==> flow/design.v <==
module gca_dlnv(
    input [31:0]    coord0,
    input [31:0]    coord1,
    input           ld,
    input           step,
    input           CLK,
    output          FC,
    output [20:0]   ADDR
);
    reg         [15:0] x0;
    reg         [15:0] y0;
    wire        [15:0] x1;
    wire        [15:0] y1;
    reg  signed [15:0] dx, dy;
    reg  signed [15:0] sx, sy;
    reg  signed [15:0] error;
    wire signed [15:0] e2;
    assign x1 = {5'b0, coord1[10:0]};
    assign y1 = {6'b0, coord1[20:11]};
    assign e2 = error <<< 1;
    assign ADDR = {y0[9:0], x0[10:0]};
    assign FC = !ld && (x0 == x1 && y0 == y1 || e2 >= dy && x0 == x1 || e2 <= dx && y0 == y1);
    always @(posedge CLK) begin
        if(ld) begin
            x0 <= {5'b0, coord0[10:0]};
            y0 <= {6'b0, coord0[20:11]};
            sx <= (x0 > x1) ? -16'd1 : 16'd1;
            sy <= (y0 > y1) ? -16'd1 : 16'd1;
            dx <= (x0 < x1) ? (x1 - x0) : (x0 - x1);
            dy <= (y1 < y0) ? (y1 - y0) : (y0 - y1);
            error <= dx + dy;
        end
        if(step && !ld) begin
            if(e2 >= dy) x0 <= x0 + sx;
            if(e2 <= dx) y0 <= y0 + sy;
            if(e2 >= dy && e2 <= dx)
                error <= error + dx + dy;
            else if(e2 >= dy)
                error <= error + dy;
            else if(e2 <= dx)
                error <= error + dx;
        end
    end
endmodule
Wiki page: gca_dlnv / tool data

# Step by step through the tools: gca_dlnv

Each step is given for the RTL above and for the edited RTL.
Lines under "before" count in the file above, lines under "after" in the edited file.
"difference": "after" minus "before" as printed here. "relative change": 100 x difference / "before".
Operators: Yosys type, input widths -> output width; for muxes data width and select width s.
Cell names lack the library's common part.
Not given: n/a

Top module: gca_dlnv
Clock input: CLK
Library: sky130hd
Timing corner: tt_025C_1v80

# The edit

Unified diff, file above to edited file.
The edited RTL no longer does the same as the RTL above: the edit was made by script, with no optimisation intended.

```diff
@@ -28,5 +28,5 @@
             sy <= (y0 > y1) ? -16'd1 : 16'd1;
             dx <= (x0 < x1) ? (x1 - x0) : (x0 - x1);
-            dy <= (y1 < y0) ? (y1 - y0) : (y0 - y1);
+            dy <= (y1 < y0) ? (y1 ^ y0) : (y0 - y1);
             error <= dx + dy;
         end
```

# Word-level counts

Yosys after proc, flatten, opt, wreduce and memory -nomap, before mapping. Enables and synchronous resets that opt folds into registers are not counted as muxes. Memory bits, and registers merged into a memory's read port (data or address), are not among the register bits. Print and check cells are not counted. Equal cells are merged and count once.

Word-level totals:

| element          | before | after | difference | relative change (%) |
| register bits    | 112    | 112   | 0          | 0.00 |
| word-level cells | 49     | 49    | 0          | 0.00 |

Cells by class:

| element                    | before | after | difference | relative change (%) |
| add/subtract/negate cells  | 10     | 9     | -1         | -10.00 |
| magnitude comparators      | 6      | 6     | 0          | 0.00 |
| equal/unequal tests        | 2      | 2     | 0          | 0.00 |
| multiplexer cells          | 15     | 15    | 0          | 0.00 |
| bitwise gates (word level) | 0      | 1     | +1         | n/a |
| reduce/logical cells       | 9      | 9     | 0          | 0.00 |

Operator list:

| cell           | before | after | difference | relative change (%) |
| $sub 10x16->16 | 1      | 0     | -1         | -100.00 |
| $xor 10x16->16 | 0      | 1     | +1         | n/a |

Unchanged operator kinds not shown: 16.

# Logic depth

Longest topological path by Yosys (ltp), each cell counted once; first at word level (registers and memories cut), then after technology mapping (sequential cells cut; the memories' decode and read muxes count).

Logic depth:

| element                      | before | after | difference | relative change (%) |
| depth after elaboration      | 6      | 6     | 0          | 0.00 |
| ABC_AREA                     | 0      | 0     | n/a        | n/a |
| depth in mapped cells        | 17     | 18    | +1         | +5.88 |
| mapped depth without buffers | 17     | 18    | +1         | +5.88 |

# Netlist

The flow's flattened synthesis, as Yosys stat reports it; memories are mapped. The netlist is that of the ABC_AREA named above (0 if unset); the other value can give another one.

Mapped netlist:

| element                        | before    | after     | difference | relative change (%) |
| standard cells after synthesis | 1263      | 1201      | -62        | -4.91 |
| synthesis area (sq mm)         | 0.0103537 | 0.0098595 | -0.0004942 | -4.77 |
| sequential area (sq mm)        | 0.0019619 | 0.0019619 | 0.0000000  | 0.00 |
| mapped flip-flops              | 81        | 81        | 0          | 0.00 |

Cell types:

| cell     | before | after | difference | relative change (%) |
| o21ai_1  | 37     | 5     | -32        | -86.49 |
| o21ai_0  | 54     | 80    | +26        | +48.15 |
| a21o_1   | 51     | 36    | -15        | -29.41 |
| mux2i_1  | 39     | 24    | -15        | -38.46 |
| a211oi_1 | 23     | 10    | -13        | -56.52 |
| nor2_1   | 83     | 72    | -11        | -13.25 |
| ha_1     | 158    | 148   | -10        | -6.33 |
| nor2b_1  | 22     | 32    | +10        | +45.45 |
| o21bai_1 | 14     | 5     | -9         | -64.29 |
| a21oi_1  | 95     | 103   | +8         | +8.42 |
| buf_2    | 15     | 7     | -8         | -53.33 |
| a31oi_1  | 12     | 5     | -7         | -58.33 |
| o31ai_1  | 4      | 11    | +7         | +175.00 |
| nand3_1  | 15     | 21    | +6         | +40.00 |
| and3_1   | 9      | 3     | -6         | -66.67 |
| o22ai_1  | 8      | 2     | -6         | -75.00 |
| mux2_2   | 2      | 8     | +6         | +300.00 |
| inv_1    | 102    | 97    | -5         | -4.90 |

Unchanged cell types not shown: 12.
Not every row of either side is listed.

# Worst setup path after synthesis

Path of least setup slack by OpenSTA after synthesis, without wires, with an ideal clock, recovery checks aside; 20% of the period is set as input and as output delay. Where synthesis merged equal registers, the netlist keeps one of their names.

Timing path post-synthesis:

| element                           | before                 | after                  | difference | relative change (%) |
| kind                              | flip-flop to flip-flop | flip-flop to flip-flop | n/a        | n/a |
| start point                       | register dx[0]         | register dx[0]         | n/a        | n/a |
| end point                         | register error[14]     | register error[14]     | n/a        | n/a |
| clock period (ns)                 | 5.0                    | 5.0                    | 0.0        | 0.00 |
| library setup time (ns)           | 0.069                  | 0.125                  | +0.056     | n/a |
| launch time at the first pin (ns) | 0.000                  | 0.000                  | 0.000      | n/a |
| arrival (ns)                      | 3.688                  | 4.139                  | +0.451     | +12.23 |
| slack (ns)                        | 1.243                  | 0.736                  | -0.507     | n/a |
| delay of the path (ns)            | 3.757                  | 4.264                  | +0.507     | +13.49 |
| stages                            | 18                     | 19                     | +1         | +5.56 |
| path buffers                      | 0                      | 0                      | 0          | n/a |
| synthesis period reached (ns)     | 3.757                  | 4.264                  | +0.507     | +13.49 |

"delay of the path" = arrival - input delay + setup time.
"stages" counts driving pins, that of a launching flip-flop among them; a cell with two outputs on the path counts twice.
"synthesis period reached" is the clock period less the worst setup slack; recovery checks do not enter. This is arithmetic on one report: input and output delays are still those of the set period (20% each).
The rows between start and end are the longest chain of elaborated cells between them; the timing report does not say that the signal goes this way. Where chains are equally long, one stands for them.
Each line given opens the expression or statement behind the cell; cells for indexed reads and writes are added by Yosys, which also makes memories of some case tables.
At most two assigning lines are given for a register; there are more.

On the way, post-synthesis, before:
Cells stage by stage: edfxtp_1 ha_1 fa_1 a211oi_1 o21ai_1 a31oi_1 o21bai_1 a21o_1 xor2_1 ha_1 nand2_1 nor2_1 a221o_1 o41a_1 xnor2_1 nor2_1 xnor3_1 o21ai_1
Cells in the longest elaborated chain: 6
Elaborated cells between the ends (all ways): 10
Classes of those cells: add/sub: 3; compare: 1; mux: 5; reduce/logical: 1

RTL lines, path post-synthesis, before:

| element         | line | text |
| start, declared | 14   | `reg  signed [15:0] dx, dy;` |
| start, assigned | 29   | `dx <= (x0 < x1) ? (x1 - x0) : (x0 - x1);` |
| $add 16x16->16  | 31   | `error <= dx + dy;` |
| $mux 16         | 24   | `if(ld) begin` |
| $mux 16         | 40   | `else if(e2 <= dx)` |
| $mux 16         | 38   | `else if(e2 >= dy)` |
| $mux 16         | 36   | `if(e2 >= dy && e2 <= dx)` |
| $mux 16         | 33   | `if(step && !ld) begin` |
| end, assigned   | 31   |  |
| end, assigned   | 37   | `error <= error + dx + dy;` |
| end, declared   | 16   | `reg  signed [15:0] error;` |

On the way, post-synthesis, after:
Cells stage by stage: edfxtp_1 ha_1 fa_1 a211o_1 a21oi_1 o21ai_0 a21oi_1 o21ai_0 xor2_1 ha_1 inv_1 nor4_2 a2111oi_0 o21a_1 o21ai_0 nor3b_1 xnor2_1 nor2_1 o41a_1
Cells in the longest elaborated chain: 6
Elaborated cells between the ends (all ways): 10
Classes of those cells: add/sub: 3; compare: 1; mux: 5; reduce/logical: 1

RTL lines, path post-synthesis, after:

| element         | line | text |
| start, declared | 14   | `reg  signed [15:0] dx, dy;` |
| start, assigned | 29   | `dx <= (x0 < x1) ? (x1 - x0) : (x0 - x1);` |
| $add 16x16->16  | 31   | `error <= dx + dy;` |
| $mux 16         | 24   | `if(ld) begin` |
| $mux 16         | 40   | `else if(e2 <= dx)` |
| $mux 16         | 38   | `else if(e2 >= dy)` |
| $mux 16         | 36   | `if(e2 >= dy && e2 <= dx)` |
| $mux 16         | 33   | `if(step && !ld) begin` |
| end, assigned   | 31   |  |
| end, assigned   | 37   | `error <= error + dx + dy;` |
| end, declared   | 16   | `reg  signed [15:0] error;` |

# Worst path after layout

Path of least setup slack in the final report of each run of pair 1 (OpenROAD, finished layout, wires in). Where an end is a register, its clock arrival counts in the times.

Timing path after layout:

| element                           | before                    | after                     | difference | relative change (%) |
| kind                              | input port to output port | input port to output port | n/a        | n/a |
| start point                       | input port coord1[8]      | input port coord1[8]      | n/a        | n/a |
| end point                         | output port FC            | output port FC            | n/a        | n/a |
| clock period (ns)                 | 4.56                      | 4.56                      | 0.00       | 0.00 |
| input delay (ns)                  | 0.91                      | 0.91                      | 0.00       | 0.00 |
| output delay (ns)                 | 0.91                      | 0.91                      | 0.00       | 0.00 |
| launch time at the first pin (ns) | 0.91                      | 0.91                      | 0.00       | 0.00 |
| arrival (ns)                      | 3.40                      | 3.50                      | +0.10      | +2.94 |
| slack (ns)                        | 0.25                      | 0.15                      | -0.10      | n/a |
| stages                            | 10                        | 10                        | 0          | 0.00 |
| path buffers                      | 3                         | 3                         | 0          | 0.00 |

The rows between start and end are the longest chain of elaborated cells between them; the timing report does not say that the signal goes this way. Where chains are equally long, one stands for them.

On the way, after layout, before:
Cells stage by stage: clkdlybuf4s50_1 ha_1 nand3_1 nor2_1 nand2_1 nor4_1 buf_4 a22oi_1 nor2_1 clkdlybuf4s50_1
Cells in the longest elaborated chain: 5
Elaborated cells between the ends (all ways): 6
Source lines of those cells: 1
Classes of those cells: eq/ne: 1; reduce/logical: 5

RTL lines, path after layout, before:

| element                       | line | text |
| start, declared               | 3    | `input [31:0]    coord1,` |
| $eq 16x11->1                  | 22   | `assign FC = !ld && (x0 == x1 && y0 == y1 \|\| e2 >= dy && x0 == x1 \|\| e2 <= dx && y0 == y1);` |
| $logic_and 1x1->1             | 22   |  |
| $logic_or 1x1->1 (2 in a row) | 22   |  |
| $logic_and 1x1->1             | 22   |  |
| end, declared                 | 7    | `output          FC,` |

On the way, after layout, after:
Cells stage by stage: clkdlybuf4s50_1 ha_1 inv_1 nor3_2 nand2_1 nor4_2 buf_4 o21ai_0 a21oi_1 clkdlybuf4s50_1
Cells in the longest elaborated chain: 5
Elaborated cells between the ends (all ways): 6
Source lines of those cells: 1
Classes of those cells: eq/ne: 1; reduce/logical: 5

RTL lines, path after layout, after:

| element                       | line | text |
| start, declared               | 3    | `input [31:0]    coord1,` |
| $eq 16x11->1                  | 22   | `assign FC = !ld && (x0 == x1 && y0 == y1 \|\| e2 >= dy && x0 == x1 \|\| e2 <= dx && y0 == y1);` |
| $logic_and 1x1->1             | 22   |  |
| $logic_or 1x1->1 (2 in a row) | 22   |  |
| $logic_and 1x1->1             | 22   |  |
| end, declared                 | 7    | `output          FC,` |

# Flow runs

Runs of the flow (Yosys, OpenROAD) on both versions; the two runs of a pair have the same settings. The constraints put input and output delay at 20% of the set period each and load the outputs with 0.01 pF.

Flow settings, pair 1:
period_ns: 4.56
CAP_MARGIN: 20
CORE_MARGIN: 2
CORE_UTILIZATION: 40
SLEW_MARGIN: 20

Final reports, pair 1:

| element                                        | before    | after     | difference | relative change (%) |
| chip area in the Yosys report (sq mm)          | 0.0103537 | 0.0098595 | -0.0004942 | -4.77 |
| full die area (sq mm)                          | 0.0271871 | 0.025921  | -0.0012661 | -4.66 |
| standard-cell area of the final layout (sq mm) | 0.0117187 | 0.011252  | -0.0004667 | -3.98 |
| utilization of the finished layout             | 0.463     | 0.464     | +0.001     | n/a |
| worst setup slack after layout (ns)            | 0.252     | 0.146     | -0.106     | n/a |
| total negative slack on setup checks (ns)      | 0.000     | 0.000     | 0.000      | n/a |
| reached clock period (ns)                      | 4.308     | 4.414     | +0.106     | +2.46 |

Flow settings, pair 2:
ABC_AREA: 0
CAP_MARGIN: 5
CELL_PAD_IN_SITES_DETAIL_PLACEMENT: 2
CORE_ASPECT_RATIO: 1.68
CORE_UTILIZATION: 15
GPL_ROUTABILITY_DRIVEN: 0
PLACE_DENSITY_LB_ADDON: 0.25
SETUP_SLACK_MARGIN: -0.26
SLEW_MARGIN: 25
TNS_END_PERCENT: 10
period_ns: 5.29
CORE_MARGIN: 2

Final reports, pair 2:

| element                                        | before    | after     | difference | relative change (%) |
| chip area in the Yosys report (sq mm)          | 0.0103537 | 0.0098595 | -0.0004942 | -4.77 |
| full die area (sq mm)                          | 0.0712126 | 0.0678653 | -0.0033473 | -4.70 |
| standard-cell area of the final layout (sq mm) | 0.0122305 | 0.0117826 | -0.0004479 | -3.66 |
| utilization of the finished layout             | 0.18      | 0.181     | +0.001     | n/a |
| worst setup slack after layout (ns)            | 0.514     | 0.491     | -0.023     | n/a |
| total negative slack on setup checks (ns)      | 0.000     | 0.000     | 0.000      | n/a |
| reached clock period (ns)                      | 4.776     | 4.799     | +0.023     | +0.48 |

"reached clock period": clock period set for the run, less the worst setup slack. It is reckoned from that one timing run; input and output delays stay at 20% of the period that was set.
